==> flow/design.v <==
module cla(
		input  [3:0] A, B,
		input  CIN,
		output COUT,
		output [3:0] SUM,
		output [3:0] BAND,
		output [3:0] BXOR
	);
	wire [3:0] P, G; 
	assign P = A ^ B;
	assign G = A & B;
	wire [3:0] CARRY;
	assign CARRY[0] = G[0] | (P[0] & CIN);																															 
	assign CARRY[1] = G[1] | (P[1] & G[0]) | (P[1] & P[0] & CIN);																							 
	assign CARRY[2] = G[2] | (P[2] & G[1]) | (P[2] & P[1] & G[0]) | (P[2] & P[1] & P[0] & CIN);													 
	assign CARRY[3] = G[3] | (P[3] & G[2]) | (P[3] & P[2] & G[1]) | (P[3] & P[2] & P[1] & G[0]) | (P[3] & P[2] & P[1] & P[0] & CIN);  
	assign COUT  = CARRY[3];
	assign SUM = P ^ {CARRY[2:0], CIN};
	assign BXOR = P;
	assign BAND = G;
endmodule 
module cla_add(
		input  [3:0] A, B,
		input  CIN,
		output COUT,
		output [3:0] SUM
	);
	wire [3:0] P, G; 
	assign P = A ^ B;
	assign G = A & B;
	wire [3:0] CARRY;
	assign CARRY[0] = G[0] | (P[0] & CIN);																															 
	assign CARRY[1] = G[1] | (P[1] & G[0]) | (P[1] & P[0] & CIN);																							 
	assign CARRY[2] = G[2] | (P[2] & G[1]) | (P[2] & P[1] & G[0]) | (P[2] & P[1] & P[0] & CIN);													 
	assign CARRY[3] = G[3] | (P[3] & G[2]) | (P[3] & P[2] & G[1]) | (P[3] & P[2] & P[1] & G[0]) | (P[3] & P[2] & P[1] & P[0] & CIN);  
	assign COUT  = CARRY[3];
	assign SUM = P ^ {CARRY[2:0], CIN};
endmodule 
module cla32(
		input [31:0] A, B,
		input CIN,
		output OF,
		output [31:0] SUM, BAND, BXOR
	);
	wire [7:0] COUT;
	cla cla0(.A(A[3:0]  ), .B(B[3:0]), .CIN(CIN),     .COUT(COUT[0]), 
			   .SUM(SUM[3:0]  ), .BAND(BAND[3:0]  ), .BXOR(BXOR[3:0]  ));
	cla cla1(.A(A[7:4]  ), .B(B[7:4]), .CIN(COUT[0]), .COUT(COUT[1]), 
	         .SUM(SUM[7:4]  ), .BAND(BAND[7:4]  ), .BXOR(BXOR[7:4]  ));		
	cla cla2(.A(A[11:8] ), .B(B[11:8]), .CIN(COUT[1]), .COUT(COUT[2]), 
				.SUM(SUM[11:8] ), .BAND(BAND[11:8] ), .BXOR(BXOR[11:8] ));
	cla cla3(.A(A[15:12]), .B(B[15:12]), .CIN(COUT[2]), .COUT(COUT[3]), 
				.SUM(SUM[15:12]), .BAND(BAND[15:12]), .BXOR(BXOR[15:12]));
	cla cla4(.A(A[19:16]), .B(B[19:16]), .CIN(COUT[3]), .COUT(COUT[4]), 
				.SUM(SUM[19:16]), .BAND(BAND[19:16]), .BXOR(BXOR[19:16]));
	cla cla5(.A(A[23:20]), .B(B[23:20]), .CIN(COUT[4]), .COUT(COUT[5]), 
				.SUM(SUM[23:20]), .BAND(BAND[23:20]), .BXOR(BXOR[23:20]));
	cla cla6(.A(A[27:24]), .B(B[27:24]), .CIN(COUT[5]), .COUT(COUT[6]), 
				.SUM(SUM[27:24]), .BAND(BAND[27:24]), .BXOR(BXOR[27:24]));
	cla cla7(.A(A[31:28]), .B(B[31:28]), .CIN(COUT[6]), .COUT(COUT[7]), 
				.SUM(SUM[31:28]), .BAND(BAND[31:28]), .BXOR(BXOR[31:28]));
	assign OF = COUT[7];
endmodule 
module add(
		input [31:0] A, B,
		input CIN,
		output OF,
		output [31:0] SUM
	);
	wire [7:0] COUT;
	cla_add cla0(.A(A[3:0]  ), .B(B[3:0]), .CIN(CIN),     .COUT(COUT[0]), 
			   .SUM(SUM[3:0]  ));
	cla_add cla1(.A(A[7:4]  ), .B(B[7:4]), .CIN(COUT[0]), .COUT(COUT[1]), 
	         .SUM(SUM[7:4]  ));		
	cla_add cla2(.A(A[11:8] ), .B(B[11:8]), .CIN(COUT[1]), .COUT(COUT[2]), 
				.SUM(SUM[11:8] ));
	cla_add cla3(.A(A[15:12]), .B(B[15:12]), .CIN(COUT[2]), .COUT(COUT[3]), 
				.SUM(SUM[15:12]));
	cla_add cla4(.A(A[19:16]), .B(B[19:16]), .CIN(COUT[3]), .COUT(COUT[4]), 
				.SUM(SUM[19:16]));
	cla_add cla5(.A(A[23:20]), .B(B[23:20]), .CIN(COUT[4]), .COUT(COUT[5]), 
				.SUM(SUM[23:20]));
	cla_add cla6(.A(A[27:24]), .B(B[27:24]), .CIN(COUT[5]), .COUT(COUT[6]), 
				.SUM(SUM[27:24]));
	cla_add cla7(.A(A[31:28]), .B(B[31:28]), .CIN(COUT[6]), .COUT(COUT[7]), 
				.SUM(SUM[31:28]));
	assign OF = COUT[7];
endmodule 
`timescale 1ns / 1ps
module alu(
		input  [31:0] A, B,
		input  [3:0]  CTRL,
		input  [3:0]  BRANCHCONDITION,
		output reg [31:0] OUT,
		output reg BRANCHFLAG
	);
	reg  [31:0] A_ALU, B_ALU;
	wire [31:0] SUM, BAND, BXOR;
	reg   CIN;
	cla32 cla32_0(.A(A_ALU),  .B(B_ALU^{32{CIN}}),  .CIN(CIN),  .OF(),  .SUM(SUM),  .BAND(BAND),  .BXOR(BXOR));
	parameter ADD = 4'b0000,  SUB = 4'b0001,  SLL = 4'b0010, 
				 SRL = 4'b0011,  SRA = 4'b0100,  AND = 4'b0101,
				 OR  = 4'b0110,  XOR = 4'b0111,  SLT = 4'b1000, 
				 SLTU = 4'b1001;
	parameter BEQ = 4'b1000, BNE = 4'b1001, BLT = 4'b1100,
				 BGE = 4'b1101, BLTU= 4'b1110, BGEU= 4'b1111,
				 JMP = 4'b1010; 
	always@(*) begin
		case (CTRL)
			ADD: 
				begin 
					CIN <= 1'b0;  
					A_ALU <= A;     
					B_ALU <= B;     
					OUT <= SUM;     
				end
			SUB: 
				begin 
					CIN <= 1'b1;  
					A_ALU <= A;     
					B_ALU <= B;     
					OUT <= SUM;	    
				end
			AND: 
				begin 
					CIN <= 1'b0;  
					A_ALU <= A;     
					B_ALU <= B;	   
					OUT <= BAND;    
				end	
			OR:  
				begin 
					CIN <= 1'b0;  
					A_ALU <= A;     
					B_ALU <= B;     
					OUT <= A|B;     
				end
			XOR: 
				begin 
					CIN <= 1'b0;  
					A_ALU <= A;     
					B_ALU <= B;     
					OUT <= BXOR;    
				end
			SLL: 
				begin 
					CIN <= 1'b0;  
					A_ALU <= A; 
					B_ALU <= B;	
					OUT <= A << B;  
				end
			SRL: 
				begin 
					CIN <= 1'b0;  
					A_ALU <= A; 
					B_ALU <= B; 
					OUT <= A >> B;  
				end
			SRA: 
				begin 
					CIN <= 1'b0;  
					A_ALU <= A; 
					B_ALU <= B; 
					OUT <= $signed(A) >>> B; 
				end
			SLT: 
				begin 
					CIN <= 1'b1;  
					A_ALU <= A;     
					B_ALU <= B;     
					OUT <= {31'b0, SUM[31]}; 
				end
			SLTU:
				begin 
					CIN <= 1'b0;  
					A_ALU <= A; 
					B_ALU <= B; 
					OUT <= (A < B) ? 32'b1 : 32'b0; 
				end
			default:	
				begin	
					A_ALU <= A; 
					B_ALU <= B; 
					CIN	<= 1'b0; 
					OUT <= SUM;
				end
		endcase
		case(BRANCHCONDITION)
			BEQ:
				BRANCHFLAG <= ~|{SUM};
			BNE:
				BRANCHFLAG <= |{SUM};
			BLT:
				BRANCHFLAG <= OUT[0];
			BGE:
				BRANCHFLAG <= ~OUT[0];
			BLTU:
				BRANCHFLAG <= OUT[0];
			BGEU:
				BRANCHFLAG <= ~OUT[0];
			JMP:
				BRANCHFLAG <= 1'b1;
			default:
				BRANCHFLAG <= 1'b0;
		endcase
	end
endmodule 
module alu_ctrl(
		input [1:0] ALUOp,
		input [2:0] FUNC3,
		input FUNC7, IMMFLAG,
		output reg [3:0] ALUCTRL,
		output reg [3:0] BRANCHCONDITION
	);
	parameter ADD = 4'b0000,  SUB = 4'b0001,  SLL = 4'b0010, 
				 SRL = 4'b0011,  SRA = 4'b0100,  AND = 4'b0101,
				 OR  = 4'b0110,  XOR = 4'b0111,  SLT = 4'b1000, 
				 SLTU = 4'b1001;
	always@(*) begin
		if (ALUOp == 2'b10) begin	 
			case (FUNC3)
				3'b000:
					begin
						if (FUNC7 && ~IMMFLAG)
							ALUCTRL <= SUB;
						else
							ALUCTRL <= ADD;
					end
				3'b001:
					ALUCTRL <= SLL;
				3'b010:
					ALUCTRL <= SLT;
				3'b011:
					ALUCTRL <= SLTU;
				3'b100:
					ALUCTRL <= XOR;
				3'b101:
					begin
						if (~FUNC7) 
							ALUCTRL <= SRL;
						else 
							ALUCTRL <= SRA;
					end
				3'b110:
					ALUCTRL <= OR;
				3'b111:
					ALUCTRL <= AND;
				default:
					ALUCTRL <= ADD;
			endcase		
		end else if (ALUOp == 2'b00) begin
			ALUCTRL <= ADD;
		end else if (ALUOp == 2'b01) begin
			case(FUNC3[2:1])
				2'b00:
					ALUCTRL <= SUB;
				2'b10:
					ALUCTRL <= SLT;
				2'b11:
					ALUCTRL <= SLTU;
				default:
					ALUCTRL <= ADD;
			endcase
		end else begin
			ALUCTRL <= ADD;
		end
		if (ALUOp == 2'b01) begin
			BRANCHCONDITION <= {1'b1,FUNC3};
		end else if (ALUOp == 2'b11) begin
			BRANCHCONDITION <= 4'b1010;
		end else begin
			BRANCHCONDITION <= 4'b0000;
		end
	end	
endmodule 
`timescale 1ns / 1ps
module Control_Unit(
    input [31:0] instruction,   
	 input clk,
	 output reg MEMWRITE, ALUSRC, REGWRITE, IMMTOREG, STALLSIG,
	 output reg [1:0] ALUOP, BRANCH, REGWRITESEL
);
    always @(*) begin
        case (instruction[6:0])
            7'b0110011:  
					begin
						ALUSRC       <= 1'b0;
						IMMTOREG     <= 1'b0;
						STALLSIG		 <= 1'b0;
						REGWRITE     <= 1'b1;
						MEMWRITE     <= 1'b0;
						ALUOP        <= 2'b10;
						BRANCH       <= 2'b01;
						REGWRITESEL  <= 2'b00;
					end
            7'b0010011: 
					begin
						ALUSRC       <= 1'b1;
						IMMTOREG     <= 1'b0;
						STALLSIG		 <= 1'b0;
						REGWRITE     <= 1'b1;
						MEMWRITE     <= 1'b0;
						ALUOP        <= 2'b10;
						BRANCH       <= 2'b01;
						REGWRITESEL  <= 2'b00;
					end
            7'b0000011: 
					begin
						ALUSRC       <= 1'b1;
						IMMTOREG     <= 1'b1;
						STALLSIG		 <= 1'b1;
						REGWRITE     <= 1'b1;
						MEMWRITE     <= 1'b0;
						ALUOP        <= 2'b00;
						BRANCH       <= 2'b01;
						REGWRITESEL  <= 2'b01;
					end
            7'b1100111: 
					begin
						ALUSRC       <= 1'b1;
						IMMTOREG     <= 1'b0;
						STALLSIG		 <= 1'b0;
						REGWRITE     <= 1'b1;
						MEMWRITE     <= 1'b0;
						ALUOP        <= 2'b11;
						BRANCH       <= 2'b10;
						REGWRITESEL  <= 2'b10;
					end
            7'b0100011: 
					begin
						ALUSRC       <= 1'b1;
						IMMTOREG     <= 1'b0;
						STALLSIG		 <= 1'b0;
						REGWRITE     <= 1'b0;
						MEMWRITE     <= 1'b1;
						ALUOP        <= 2'b00;
						BRANCH       <= 2'b01;
						REGWRITESEL  <= 2'b00;
					end
            7'b1100011: 
					begin
						ALUSRC       <= 1'b0;
						IMMTOREG     <= 1'b0;
						STALLSIG		 <= 1'b0;
						REGWRITE     <= 1'b0;
						MEMWRITE     <= 1'b0;
						ALUOP        <= 2'b01;
						BRANCH       <= 2'b11;
						REGWRITESEL  <= 2'b00;
					end
            7'b0110111: 
					begin
						ALUSRC       <= 1'b1;
						IMMTOREG     <= 1'b1;
						STALLSIG		 <= 1'b0;
						REGWRITE     <= 1'b1;
						MEMWRITE     <= 1'b0;
						ALUOP        <= 2'b00;		 
						BRANCH       <= 2'b01;
						REGWRITESEL  <= 2'b00;		 
					end
            7'b0010111: 
					begin
						ALUSRC       <= 1'b1;
						IMMTOREG     <= 1'b0;
						STALLSIG		 <= 1'b0;
						REGWRITE     <= 1'b1;
						MEMWRITE     <= 1'b0;
						ALUOP        <= 2'b00;
						BRANCH       <= 2'b01;
						REGWRITESEL  <= 2'b11;
					end
            7'b1101111: 
					begin
						ALUSRC       <= 1'b1;
						IMMTOREG     <= 1'b0;
						STALLSIG		 <= 1'b0;
						REGWRITE     <= 1'b1;
						MEMWRITE     <= 1'b0;
						ALUOP        <= 2'b11;
						BRANCH       <= 2'b11;
						REGWRITESEL  <= 2'b10;
					end
            default: 
					begin
						ALUSRC       <= 1'b1;
						IMMTOREG     <= 1'b0;
						STALLSIG		 <= 1'b0;
						REGWRITE     <= 1'b0;
						MEMWRITE     <= 1'b0;
						ALUOP        <= 2'b00;
						BRANCH       <= 2'b01;
						REGWRITESEL  <= 2'b00;
					end
        endcase
    end
endmodule 
`timescale 1ns / 1ps
module datafwd(
		input [4:0] rs1, rs2, exerd, memrd, 
		input ctrl_alusrc, clk, E_REGWRITE, M_REGWRITE, E_MEMWRITE, M_MEMWRITE,
		output reg [1:0] rs1sel, rs2sel, ddatasel
	);
	always@(posedge clk) begin
		if ((rs1 == exerd) & (E_REGWRITE | E_MEMWRITE) & (rs1 != 5'b0))
			rs1sel <= 2'b01;
		else if ((rs1 == memrd) & (M_REGWRITE | M_MEMWRITE) & (rs1 != 5'b0))
			rs1sel <= 2'b10;
		else
			rs1sel <= 2'b00;
		if (ctrl_alusrc)
			rs2sel <= 2'b11;
		else if ((rs2 == exerd) & (E_REGWRITE | E_MEMWRITE) & (rs2 != 5'b0))
			rs2sel <= 2'b01;
		else if ((rs2 == memrd) & (M_REGWRITE | M_MEMWRITE) & (rs2 != 5'b0))
			rs2sel <= 2'b10;
		else
			rs2sel <= 2'b00;
		if ((rs2 == exerd) & (E_REGWRITE | E_MEMWRITE) & (rs2 != 5'b0))
			ddatasel <= 2'b01;
		else if ((rs2 == memrd) & (M_REGWRITE | M_MEMWRITE) & (rs2 != 5'b0))
			ddatasel <= 2'b10;
		else
			ddatasel <= 2'b00;
	end
endmodule 
`timescale 1ns / 1ps
module immediate_gen(
		input  [31:0] INSTRUCTION,
		output reg [31:0] IMMEDIATE_OUT
	);
	always@(*) begin
		case(INSTRUCTION[6:0])				
			7'b0110111:							 
				begin
					IMMEDIATE_OUT[31:12] <= INSTRUCTION[31:12];
					IMMEDIATE_OUT[11:0]  <= 12'b0;
				end
			7'b0010111:							 
				begin
					IMMEDIATE_OUT[31:11] <= {INSTRUCTION[31], INSTRUCTION[31:12]};
					IMMEDIATE_OUT[10:0]  <= 11'b0;
				end
			7'b1101111:							 
				begin
					IMMEDIATE_OUT[31:19] <= {13{INSTRUCTION[31]}};
					IMMEDIATE_OUT[18:11] <= INSTRUCTION[19:12];
					IMMEDIATE_OUT[10]    <= INSTRUCTION[20];
					IMMEDIATE_OUT[9:0]  <= INSTRUCTION[30:21];
				end
			7'b1100111:							 
				begin
					IMMEDIATE_OUT[31:12] <= {20{INSTRUCTION[31]}};
					IMMEDIATE_OUT[11:0]  <= INSTRUCTION[31:20];
				end
			7'b0010011:							 
				begin
					if ((INSTRUCTION[14:12] == 3'b001)|(INSTRUCTION[14:12] == 3'b101)) begin
						IMMEDIATE_OUT[31:5]  <= 27'b0;
						IMMEDIATE_OUT[4:0]   <= INSTRUCTION[24:20];
					end else begin
						IMMEDIATE_OUT[31:12] <= {20{INSTRUCTION[31]}};
						IMMEDIATE_OUT[11:0]  <= INSTRUCTION[31:20];
					end						
				end
			7'b0100011:		 
				begin
					IMMEDIATE_OUT[31:12] <= {20{INSTRUCTION[31]}};
					IMMEDIATE_OUT[11:5]  <= INSTRUCTION[31:25];
					IMMEDIATE_OUT[4:0]   <= INSTRUCTION[11:7];
				end
			7'b0000011:		 
				begin
					IMMEDIATE_OUT[31:12] <= {20{INSTRUCTION[31]}};
					IMMEDIATE_OUT[11:0]  <= INSTRUCTION[31:20];
				end
			7'b1100011:		 
				begin
					IMMEDIATE_OUT[31:12] <= {20{INSTRUCTION[31]}};
					IMMEDIATE_OUT[11]    <= INSTRUCTION[31];
					IMMEDIATE_OUT[10]    <= INSTRUCTION[7];
					IMMEDIATE_OUT[9:4]  <= INSTRUCTION[30:25];
					IMMEDIATE_OUT[3:0]   <= INSTRUCTION[11:8];
				end
			default:
				IMMEDIATE_OUT[31:0] <= 32'b0;
		endcase
	end
endmodule 
`timescale 1ns / 1ps
module Register_File(
    input [4:0] Read_reg01,  
    input [4:0] Read_reg02,  
    input [4:0] Write_reg,    
    input [31:0] Write_data,  
    output reg [31:0] Read_data01,
    output reg [31:0] Read_data02,
    input write_signal ,
    input clk
   );
    reg [31:0] registers [31:0]; 
    always @(*) begin
        Read_data01    = registers[Read_reg01];
        Read_data02    = registers[Read_reg02];
    end
    always @(negedge clk) begin
		registers[0] <= 32'b0;
        if (write_signal) begin
				if (Write_reg != 5'b0) 
					registers[Write_reg] <= Write_data;
        end
    end  
endmodule
`timescale 1ns / 1ps
module processor_main(
		input  clk, reset_n,                       
		input  [31:0] dmem_datain, 
		input  [31:0] imem_data,                   
		output [31:0] dmem_addr, dmem_dataout, PC,
		output dmem_rw, io_rw
   );
	reg [31:0] PFD_PC, PDE_PC, PEM_PC, PMW_PC, PFD_INST, PDE_IMM, PDE_RS1, PDE_RS2, PEM_RS2, PEM_PCADDIMM, PMW_PCADDIMM, PEM_ALUOUT, 
				  PEM_CALOUT, PMW_CALOUT, PMW_DOUT;				  
	reg [2:0] PDE_F3;
	reg PDE_F7, PDE_CTRL_MEMWRITE, PEM_CTRL_MEMWRITE, PDE_CTRL_REGWRITE, PEM_CTRL_REGWRITE, PMW_CTRL_REGWRITE, PDE_CTRL_ALUSRC, 
		 PDE_CRTL_IMMTOREG, PEM_BRANCHFLAG, PFD_TAKENFLAG, PDE_TAKENFLAG, PEM_TAKENFLAG;
	reg [1:0] PDE_CTRL_ALUOP, PDE_CTRL_BRANCH, PDE_CTRL_REGWRITESEL, PEM_CTRL_BRANCH, PEM_CTRL_REGWRITESEL, PMW_CTRL_REGWRITESEL;
	reg [4:0] PDE_RDA, PEM_RDA, PMW_RDA;
	wire STALL, PFD_FLUSH, PDE_FLUSH, TAKENFLAG;
	assign PC = PFD_PC;
	wire ALU_BRANCHFLAG, ALU_BRANCHFLAG_int;	
	assign ALU_BRANCHFLAG = (PEM_PC == 32'b0) ? 1'b0 : ALU_BRANCHFLAG_int;
   wire [31:0] next_instruction, PCADD4;     
   wire [31:0] inst;                 
	wire [31:0] data_rs1;
	wire [31:0] data_rs2, ALU_OUT, PCADDIMM;
	wire [31:0] REALBRANCH;
	assign REALBRANCH = ({(PDE_CTRL_BRANCH[1] & ALU_BRANCHFLAG), PDE_CTRL_BRANCH[0]} == 2'b00) ? PDE_PC :
							  ({(PDE_CTRL_BRANCH[1] & ALU_BRANCHFLAG), PDE_CTRL_BRANCH[0]} == 2'b01) ? PDE_PC :
							  ({(PDE_CTRL_BRANCH[1] & ALU_BRANCHFLAG), PDE_CTRL_BRANCH[0]} == 2'b10) ? ALU_OUT : PCADDIMM;
	add pcadd4(.A(PFD_PC), .B(32'd4), .CIN(1'b0), .OF(), .SUM(PCADD4));
	wire [31:0] NEXTPREDICTED;
	assign NEXTPREDICTED = PCADD4;	 
	assign TAKENFLAG = 1'b0;  
	assign next_instruction = (ALU_BRANCHFLAG ^ PDE_TAKENFLAG) ? REALBRANCH : NEXTPREDICTED;
	assign PFD_FLUSH = ALU_BRANCHFLAG ^ PDE_TAKENFLAG;
	assign PDE_FLUSH = ALU_BRANCHFLAG ^ PDE_TAKENFLAG;
   assign inst = imem_data;
	wire CTRL_MEMWRITE, CTRL_ALUSRC, CTRL_REGWRITE, CRTL_IMMTOREG;
	wire [1:0] CTRL_ALUOP, CTRL_BRANCH, CTRL_REGWRITESEL;
	Control_Unit cu(
		.instruction(PFD_INST),
		.clk(clk),
		.MEMWRITE(CTRL_MEMWRITE), 
		.ALUSRC(CTRL_ALUSRC), 
		.REGWRITE(CTRL_REGWRITE), 
		.IMMTOREG(CRTL_IMMTOREG),
		.STALLSIG(),
		.ALUOP(CTRL_ALUOP), 
		.BRANCH(CTRL_BRANCH), 
		.REGWRITESEL(CTRL_REGWRITESEL)
	);
	wire [31:0] REGWRITE_DATA;
	Register_File register(
		.Read_reg01(PFD_INST[19:15]),
		.Read_reg02(PFD_INST[24:20]),
		.Write_reg(PMW_RDA),
		.Write_data(REGWRITE_DATA),
		.Read_data01(data_rs1),
		.Read_data02(data_rs2),
		.write_signal(PMW_CTRL_REGWRITE),
		.clk(clk)
	);
	wire [31:0] IMM_EXT;  
	immediate_gen immgen(
		.INSTRUCTION(PFD_INST),
		.IMMEDIATE_OUT(IMM_EXT)		
	); 
	wire [3:0] ALU_OPCMD;
	wire [3:0] ALU_BRANCHCMD;
	wire [1:0] rs1sel, rs2sel, ddatasel;
	alu_ctrl aluctrl(
		.ALUOp(PDE_CTRL_ALUOP),
		.FUNC3(PDE_F3),
		.FUNC7(PDE_F7),
		.IMMFLAG(&{rs2sel}),  
		.ALUCTRL(ALU_OPCMD),
		.BRANCHCONDITION(ALU_BRANCHCMD)
	);
	datafwd fwd(
		.rs1(PFD_INST[19:15]), 
		.rs2(PFD_INST[24:20]), 
		.exerd(PDE_RDA), 
		.memrd(PEM_RDA), 
		.ctrl_alusrc(CTRL_ALUSRC),  
		.clk(clk),
		.E_REGWRITE(PDE_CTRL_REGWRITE), 
		.M_REGWRITE(PEM_CTRL_REGWRITE),
		.E_MEMWRITE(PDE_CTRL_MEMWRITE),
		.M_MEMWRITE(PEM_CTRL_MEMWRITE),
		.rs1sel(rs1sel), 
		.rs2sel(rs2sel),
		.ddatasel(ddatasel)
	);	
	wire [31:0] B_RS2_IMM;
	reg [31:0] ALU_A, ALU_B, E_RS2;
	always@(*) begin
		case (rs1sel)
			2'b00:
				ALU_A <= PDE_RS1;
			2'b01:
				ALU_A <= PEM_CALOUT;
			2'b10:
				ALU_A <= REGWRITE_DATA;
			2'b11:
				ALU_A <= PDE_RS1;
			default:
				ALU_A <= PDE_RS1;
		endcase
		case (rs2sel)
			2'b00:
				ALU_B <= PDE_RS2;
			2'b01:
				ALU_B <= PEM_CALOUT;
			2'b10:
				ALU_B <= REGWRITE_DATA;
			2'b11:
				ALU_B <= PDE_IMM;
			default:
				ALU_B <= PDE_RS2;
		endcase
		case (ddatasel)
			2'b00:
				E_RS2 <= PDE_RS2;
			2'b01:
				E_RS2 <= PEM_CALOUT;
			2'b10:
				E_RS2 <= REGWRITE_DATA;
			2'b11:
				E_RS2 <= PDE_RS2;
			default:
				E_RS2 <= PDE_RS2;
		endcase
	end
	alu alu(
		.A(ALU_A), 
		.B(ALU_B),
		.CTRL(ALU_OPCMD),
		.BRANCHCONDITION(ALU_BRANCHCMD),
		.OUT(ALU_OUT),
		.BRANCHFLAG(ALU_BRANCHFLAG_int)
	);
	wire [31:0] PCADDIMM_int;	
	add pcaddimm0(.A(PDE_PC), .B(PDE_IMM << 1), .CIN(1'b0), .OF(), .SUM(PCADDIMM_int));
	add pcaddimm1(.A(PCADDIMM_int), .B(~(32'd4)), .CIN(1'b1), .OF(), .SUM(PCADDIMM));
	wire [31:0] CAL_OUT;
	assign CAL_OUT = (PDE_CRTL_IMMTOREG == 1'b0) ? ALU_OUT : PDE_IMM;
	wire [31:0] DMEM_OUT;
	wire IOSEL;
	assign dmem_addr    = PEM_ALUOUT;
	assign dmem_dataout = PEM_RS2;
	assign DMEM_OUT     = dmem_datain;
	assign IOSEL = &{PEM_ALUOUT[31:2]};
	assign dmem_rw      = PEM_CTRL_MEMWRITE & ~IOSEL;
	assign io_rw        = PEM_CTRL_MEMWRITE & IOSEL;
	assign STALL = 1'b0;    
	assign REGWRITE_DATA = (PMW_CTRL_REGWRITESEL == 2'b00) ? PMW_CALOUT :
								  (PMW_CTRL_REGWRITESEL == 2'b01) ? PMW_DOUT : 
								  (PMW_CTRL_REGWRITESEL == 2'b10) ? PMW_PC : PMW_PCADDIMM;
	reg NEGEDGESTALL;
	always@(posedge clk or negedge reset_n) begin	
		if (~reset_n) begin
			PFD_PC   <= 32'b0;
			PFD_INST <= 32'b0;
			PFD_TAKENFLAG <= 1'b0;	
		end else	if (~STALL) begin
			if (PFD_FLUSH) begin
				PFD_PC   <= next_instruction;
				PFD_INST <= 32'b0;
				PFD_TAKENFLAG <= 1'b0;	
			end else begin
				PFD_PC   <= next_instruction;
				PFD_INST <= inst;
				PFD_TAKENFLAG <= TAKENFLAG;
			end
		end
	end
	always@(posedge clk or negedge reset_n) begin
		if (~reset_n) begin
			PDE_PC   <= 32'b0;
			PDE_F7   <= 1'b0;
			PDE_F3   <= 3'b0;
			PDE_IMM  <= 32'b0;
			PDE_RDA  <= 5'b0;
			PDE_RS1  <= 32'b0;
			PDE_RS2  <= 32'b0;
			PDE_TAKENFLAG		<= 1'b0;
			PDE_CTRL_REGWRITE <= 1'b0; 
			PDE_CTRL_MEMWRITE <= 1'b0; 
			PDE_CRTL_IMMTOREG <= 1'b0;			 
			PDE_CTRL_ALUOP    <= 1'b0;
			PDE_CTRL_BRANCH   <= 2'b01;
			PDE_CTRL_REGWRITESEL <= 2'b0;
		end else if (~STALL) begin
			if (PDE_FLUSH) begin
				PDE_PC   <= 32'b0;
				PDE_F7   <= 1'b0;
				PDE_F3   <= 3'b0;
				PDE_IMM  <= 32'b0;
				PDE_RDA  <= 5'b0;
				PDE_RS1  <= 32'b0;
				PDE_RS2  <= 32'b0;				
				PDE_TAKENFLAG		<= 1'b0;
				PDE_CTRL_REGWRITE <= 1'b0; 
				PDE_CTRL_MEMWRITE <= 1'b0; 
				PDE_CRTL_IMMTOREG <= 1'b0;			 
				PDE_CTRL_ALUOP    <= 1'b0;
				PDE_CTRL_BRANCH   <= 2'b01;
				PDE_CTRL_REGWRITESEL <= 2'b0;
			end else begin
				PDE_PC  <= PFD_PC;
				PDE_F7  <= PFD_INST[30];
				PDE_F3  <= PFD_INST[14:12];
				PDE_IMM <= IMM_EXT;
				PDE_RDA <= PFD_INST[11:7];
				PDE_RS1 <= data_rs1;
				PDE_RS2 <= data_rs2;
				PDE_TAKENFLAG <= PFD_TAKENFLAG;
				PDE_CTRL_REGWRITE <= CTRL_REGWRITE; 
				PDE_CTRL_MEMWRITE <= CTRL_MEMWRITE; 
				PDE_CRTL_IMMTOREG <= CRTL_IMMTOREG;			 
				PDE_CTRL_ALUOP    <= CTRL_ALUOP;				 
				PDE_CTRL_BRANCH   <= CTRL_BRANCH;	
				PDE_CTRL_REGWRITESEL <= CTRL_REGWRITESEL;
			end
		end
	end
	always@(posedge clk or negedge reset_n) begin
		if (~reset_n) begin
			PEM_PC      <= 32'b0;
			PEM_PCADDIMM <= 32'b0;
			PEM_RDA		<= 5'b0;
			PEM_ALUOUT  <= 32'b0;
			PEM_BRANCHFLAG <= 1'b0;
			PEM_RS2		<= 32'b0;
			PEM_CALOUT	<= 32'b0;
			PEM_TAKENFLAG <= 1'b0;
			PEM_CTRL_REGWRITE <= 1'b0;
			PEM_CTRL_MEMWRITE <= 1'b0;
			PEM_CTRL_BRANCH	<= 2'b01;
			PEM_CTRL_REGWRITESEL <= 2'b0;
		end else if (~STALL) begin
			PEM_PC      <= PDE_PC;
			PEM_PCADDIMM <= PCADDIMM;
			PEM_RDA		<= PDE_RDA;
			PEM_ALUOUT  <= ALU_OUT;
			PEM_BRANCHFLAG <= ALU_BRANCHFLAG;
			PEM_RS2		<= E_RS2;
			PEM_CALOUT	<= CAL_OUT;
			PEM_TAKENFLAG <= PDE_TAKENFLAG;
			PEM_CTRL_REGWRITE <= PDE_CTRL_REGWRITE;
			PEM_CTRL_MEMWRITE <= PDE_CTRL_MEMWRITE;
			PEM_CTRL_BRANCH	<= PDE_CTRL_BRANCH;
			PEM_CTRL_REGWRITESEL <= PDE_CTRL_REGWRITESEL;
		end
	end
	always@(posedge clk or negedge reset_n) begin
		if (~reset_n) begin
			PMW_PC       <= 32'b0;
			PMW_PCADDIMM <= 32'b0;
			PMW_RDA      <= 5'b0;
			PMW_CALOUT   <= 32'b0;
			PMW_DOUT     <= 32'b0;
			PMW_CTRL_REGWRITE <= 1'b0;
			PMW_CTRL_REGWRITESEL <= 2'b0;
		end else if (~STALL) begin
			PMW_PC       <= PEM_PC;
			PMW_PCADDIMM <= PEM_PCADDIMM;
			PMW_RDA      <= PEM_RDA;
			PMW_CALOUT   <= PEM_CALOUT;
			PMW_DOUT     <= DMEM_OUT;
			PMW_CTRL_REGWRITE <= PEM_CTRL_REGWRITE;
			PMW_CTRL_REGWRITESEL <= PEM_CTRL_REGWRITESEL;
		end		
	end								  
endmodule 
From RTL to reports: processor_main. The steps from the RTL of processor_main to its reports follow in flow order. Line numbers count from 1 in the design file above. Operators carry their Yosys type and port widths (W data, S select, Z words). Cell names lack the library's common part. The mark -- stands for no value.

Top: processor_main. Clock: clk. Cell library: sky130hd. Library corner: tt_025C_1v80.

After elaboration. Yosys after proc, flatten, opt, wreduce and memory -nomap, before mapping. Enables and synchronous resets that opt folds into registers are not counted as muxes. Memory bits, and registers merged into a memory's read port (data or address), are not among the register bits. Print and check cells are not counted. Equal cells are merged and count once. Memory sizes are those after Yosys's memory passes, which may raise the word count (mostly to a power of two), join words into wider ones and drop unused or constant bits.

For bits in registers the number is 521. The figure for bits in writable memories is 1024. The figure for memory cells is 1. Input port bits: 66. For output and inout bits the number is 98. Under cells after elaboration stands 926.

For $lt $le $gt $ge the number is 1. The figure for eq/ne operators is 56. Shifts and indexed selects: 3. The entry for mux-type cells reads 66. The figure for bitwise logic cells is 732. Under reduce/logical cells stands 33.

Memories: register.registers (words 32, width 32, read ports 2, wr ports 2, RTL line 501) `reg [31:0] registers [31:0];`.

Operators with widths (count): $mux W32 (15); $and A1 B1 Y1 (429); $pmux W32 S8 (1); $or A1 B1 Y1 (225); $xor A4 B4 Y4 (48); $pmux W32 S3 (2); $pmux W32 S4 (1); $and A4 B4 Y4 (15); $pmux W13 S4 (1); $eq A4 B4 Y1 const B (9); $lt A32 B32 Y1 (1); $or A32 B32 Y32 (1); $xor A32 B32 Y32 (1); $shl A32 B32 Y32 (1); $shr A32 B32 Y32 (1); $sshr A32 B32 Y32 (1); $logic_not A32 Y1 (1); $reduce_or A32 Y1 (1); $pmux W4 S8 (1); $reduce_and A30 Y1 (1); $not A4 Y4 (7); $pmux W7 S4 (1); $eq A2 B2 Y1 const B (12); $reduce_or A2 Y1 (11); $eq A7 B6 Y1 const B (3); $eq A7 B7 Y1 const B (3); $eq A5 B5 Y1 (4); $mux W5 (4).

Other operator kinds: 36; their cells: 90.

Logic depth. Yosys ltp: most cells in a row. Word level: on the elaborated netlist, between registers, memories and ports. Mapped: between sequential cells and ports; inverters and the memories' decode and read muxes count.

Word-level depth: 41. Under ABC_AREA stands 0. For gate-level depth with buffers the number is 34. Under mapped depth without buffers stands 26.

Synthesis result. Yosys stat after the flow's synthesis: flattened, memories mapped to cells. It holds for the ABC_AREA given above (unset counts as 0); a run with the other value may have another netlist.

Under standard cells after synthesis stands 5120. Chip area (Yosys): 77889.7 um^2. Sequential area: 43439.2 um^2. The entry for flip-flops reads 1545. The figure for buffer cells is 361.

Cells by type: edfxtp_1 (count 992, total area 2.98E+04 um^2); mux4_2 (count 661, total area 1.49E+04 um^2); dfrtp_1 (count 513, total area 1.28E+04 um^2); mux2i_1 (count 213, total area 2.13E+03 um^2); ha_1 (count 143, total area 1.79E+03 um^2); mux2_2 (count 132, total area 1.49E+03 um^2); nand2_1 (count 292, total area 1.1E+03 um^2); nor2_1 (count 249, total area 934.646 um^2); clkbuf_1 (count 239, total area 897.11 um^2); xnor2_1 (count 92, total area 805.773 um^2); a21oi_1 (count 160, total area 800.768 um^2); dfxtp_1 (count 38, total area 760.73 um^2); a211oi_1 (count 78, total area 585.562 um^2); a22oi_1 (count 75, total area 563.04 um^2); nor2b_1 (count 89, total area 556.784 um^2); o21ai_0 (count 98, total area 490.47 um^2); inv_1 (count 93, total area 349.085 um^2); a21o_1 (count 45, total area 337.824 um^2).

Other cell types: 85; their cells: 918. By module: a second synthesis without flattening, with its own total; a netlist apart from the flattened one above.

Under cell total of the unflattened synthesis stands 6388. The figure for area (unflattened synthesis) is 80811.3 um^2.

Each row is one instance without its submodules.

Modules: Register_File (times used 1, cells 3387, area 48444.0 um^2, sequential area 30429.2 um^2); processor_main (times used 1, cells 1222, area 18415.2 um^2, sequential area 12888.6 um^2); alu (times used 1, cells 1089, area 7698.6 um^2, sequential area 0.0 um^2); cla_add (times used 24, cells 13, area 132.6 um^2, sequential area 0.0 um^2); cla (times used 8, cells 23, area 187.7 um^2, sequential area 0.0 um^2); immediate_gen (times used 1, cells 94, area 759.5 um^2, sequential area 0.0 um^2); datafwd (times used 1, cells 48, area 440.4 um^2, sequential area 120.1 um^2); Control_Unit (times used 1, cells 28, area 202.7 um^2, sequential area 0.0 um^2); alu_ctrl (times used 1, cells 24, area 166.4 um^2, sequential area 0.0 um^2); add (times used 3, cells 0, area 0.0 um^2, sequential area 0.0 um^2); cla32 (times used 1, cells 0, area 0.0 um^2, sequential area 0.0 um^2).

Below are 4 stored runs of the flow (Yosys, OpenROAD; platform sky130hd) on processor_main, each with its settings and what was measured, unordered. Constraints: input delay and output delay 20% of the set period each, output load 0.01 pF. "period reached" is the run's clock period less its worst setup slack. It is reckoned from that one timing run; input and output delays stay at 20% of the period that was set. "time on the worst setup path" = time allowed to the worst setup path (clock period - input delay - output delay, where it has them) - its slack; a late launch clock adds to it, a late capture clock takes from it. By "power consumption" is meant OpenSTA's value without simulated activity: inputs other than the clock are taken to toggle once in ten clock periods, and the tool carries that through the logic.

Files of stored run 1:
==> flow/run.sh <==
#!/bin/bash
# the make line also repeats the synthesis and layout settings of config.mk as NAME=value (left out here)
make -C /OpenROAD-flow-scripts/flow DESIGN_CONFIG=/design/flow/config.mk WORK_HOME=/design/flow/orfs CLKGATE_MAP_FILE= finish
==> flow/config.mk <==
export PLATFORM = sky130hd
export DESIGN_NAME = processor_main
export DESIGN_NICKNAME = processor_main
export VERILOG_FILES = /design/flow/design.v
export SDC_FILE = /design/flow/constraint.sdc
export NUM_CORES = 4
export LEC_CHECK = 0
export CAP_MARGIN = 35
export CORE_MARGIN = 2
export CORE_UTILIZATION = 32
export CTS_CLUSTER_SIZE = 85
export GPL_ROUTABILITY_DRIVEN = 1
export GPL_TIMING_DRIVEN = 1
export MAX_ROUTING_LAYER = met5
export PLACE_DENSITY_LB_ADDON = 0.03
export SLEW_MARGIN = 40
==> flow/constraint.sdc <==
create_clock -name core_clock -period 12.3 [get_ports {clk}]
set_input_delay 2.4600 -clock core_clock [delete_from_list [all_inputs] [get_ports {clk}]]
set_output_delay 2.4600 -clock core_clock [all_outputs]
set_load 0.01 [all_outputs]

Results of stored run 1. The period reached is 10.282 ns. For the time on the worst setup path the run shows 10.28 ns. Class of the worst setup path: register -> register. The standard-cell area after layout reads 95286.4 um^2. The power consumption comes to 15.877 mW. The worst hold slack in the final report comes to 0.323 ns. The worst slack on setup checks reads 2.018 ns. The chip area after synthesis (Yosys) comes to 77889.7 um^2. The die footprint stands at 247367.0 um^2. The utilization after routing comes to 0.393. The total negative slack stands at 0.000 ns.

Files of stored run 2:
==> flow/run.sh <==
#!/bin/bash
# the make line also repeats the synthesis and layout settings of config.mk as NAME=value (left out here)
make -C /OpenROAD-flow-scripts/flow DESIGN_CONFIG=/design/flow/config.mk WORK_HOME=/design/flow/orfs CLKGATE_MAP_FILE= finish
==> flow/config.mk <==
export PLATFORM = sky130hd
export DESIGN_NAME = processor_main
export DESIGN_NICKNAME = processor_main
export VERILOG_FILES = /design/flow/design.v
export SDC_FILE = /design/flow/constraint.sdc
export NUM_CORES = 4
export LEC_CHECK = 0
export CAP_MARGIN = 20
export CORE_MARGIN = 2
export CORE_UTILIZATION = 40
export SLEW_MARGIN = 20
==> flow/constraint.sdc <==
create_clock -name core_clock -period 10.2 [get_ports {clk}]
set_input_delay 2.0400 -clock core_clock [delete_from_list [all_inputs] [get_ports {clk}]]
set_output_delay 2.0400 -clock core_clock [all_outputs]
set_load 0.01 [all_outputs]

Results of stored run 2. The period reached is 9.301 ns. For the time on the worst setup path the run shows 9.30 ns. Class of the worst setup path: register -> register. The standard-cell area after layout reads 93063.0 um^2. The power consumption comes to 18.221 mW. The worst hold slack in the final report comes to 0.347 ns. The worst slack on setup checks reads 0.899 ns. The chip area after synthesis (Yosys) comes to 77889.7 um^2. The die footprint stands at 198270.0 um^2. The utilization after routing comes to 0.482. The total negative slack stands at 0.000 ns.

Files of stored run 3:
==> flow/run.sh <==
#!/bin/bash
# the make line also repeats the synthesis and layout settings of config.mk as NAME=value (left out here)
make -C /OpenROAD-flow-scripts/flow DESIGN_CONFIG=/design/flow/config.mk WORK_HOME=/design/flow/orfs CLKGATE_MAP_FILE= finish
==> flow/config.mk <==
export PLATFORM = sky130hd
export DESIGN_NAME = processor_main
export DESIGN_NICKNAME = processor_main
export VERILOG_FILES = /design/flow/design.v
export SDC_FILE = /design/flow/constraint.sdc
export NUM_CORES = 4
export LEC_CHECK = 0
export CAP_MARGIN = 20
export CELL_PAD_IN_SITES_DETAIL_PLACEMENT = 2
export CORE_MARGIN = 5
export CORE_UTILIZATION = 40
export GPL_ROUTABILITY_DRIVEN = 1
export SLEW_MARGIN = 20
==> flow/constraint.sdc <==
create_clock -name core_clock -period 10.5 [get_ports {clk}]
set_input_delay 2.1000 -clock core_clock [delete_from_list [all_inputs] [get_ports {clk}]]
set_output_delay 2.1000 -clock core_clock [all_outputs]
set_load 0.01 [all_outputs]

Results of stored run 3. The period reached is 9.879 ns. For the time on the worst setup path the run shows 9.88 ns. Class of the worst setup path: register -> register. The standard-cell area after layout reads 92994.2 um^2. The power consumption comes to 19.532 mW. The worst hold slack in the final report comes to 0.350 ns. The worst slack on setup checks reads 0.621 ns. The chip area after synthesis (Yosys) comes to 77889.7 um^2. The die footprint stands at 203649.0 um^2. The utilization after routing comes to 0.478. The total negative slack stands at 0.000 ns.

Files of stored run 4:
==> flow/run.sh <==
#!/bin/bash
# the make line also repeats the synthesis and layout settings of config.mk as NAME=value (left out here)
make -C /OpenROAD-flow-scripts/flow DESIGN_CONFIG=/design/flow/config.mk WORK_HOME=/design/flow/orfs CLKGATE_MAP_FILE= finish
==> flow/config.mk <==
export PLATFORM = sky130hd
export DESIGN_NAME = processor_main
export DESIGN_NICKNAME = processor_main
export VERILOG_FILES = /design/flow/design.v
export SDC_FILE = /design/flow/constraint.sdc
export NUM_CORES = 4
export LEC_CHECK = 0
export CAP_MARGIN = 20
export CORE_MARGIN = 2
export CORE_UTILIZATION = 46
export CTS_CLUSTER_DIAMETER = 26
export GPL_ROUTABILITY_DRIVEN = 0
export GPL_TIMING_DRIVEN = 1
export MAX_ROUTING_LAYER = met4
export PLACE_DENSITY = 0.95
export SLEW_MARGIN = 20
==> flow/constraint.sdc <==
create_clock -name core_clock -period 9.67 [get_ports {clk}]
set_input_delay 1.9340 -clock core_clock [delete_from_list [all_inputs] [get_ports {clk}]]
set_output_delay 1.9340 -clock core_clock [all_outputs]
set_load 0.01 [all_outputs]

Outcome of stored run 4: did not finish, routing stopped with GRT-0116.
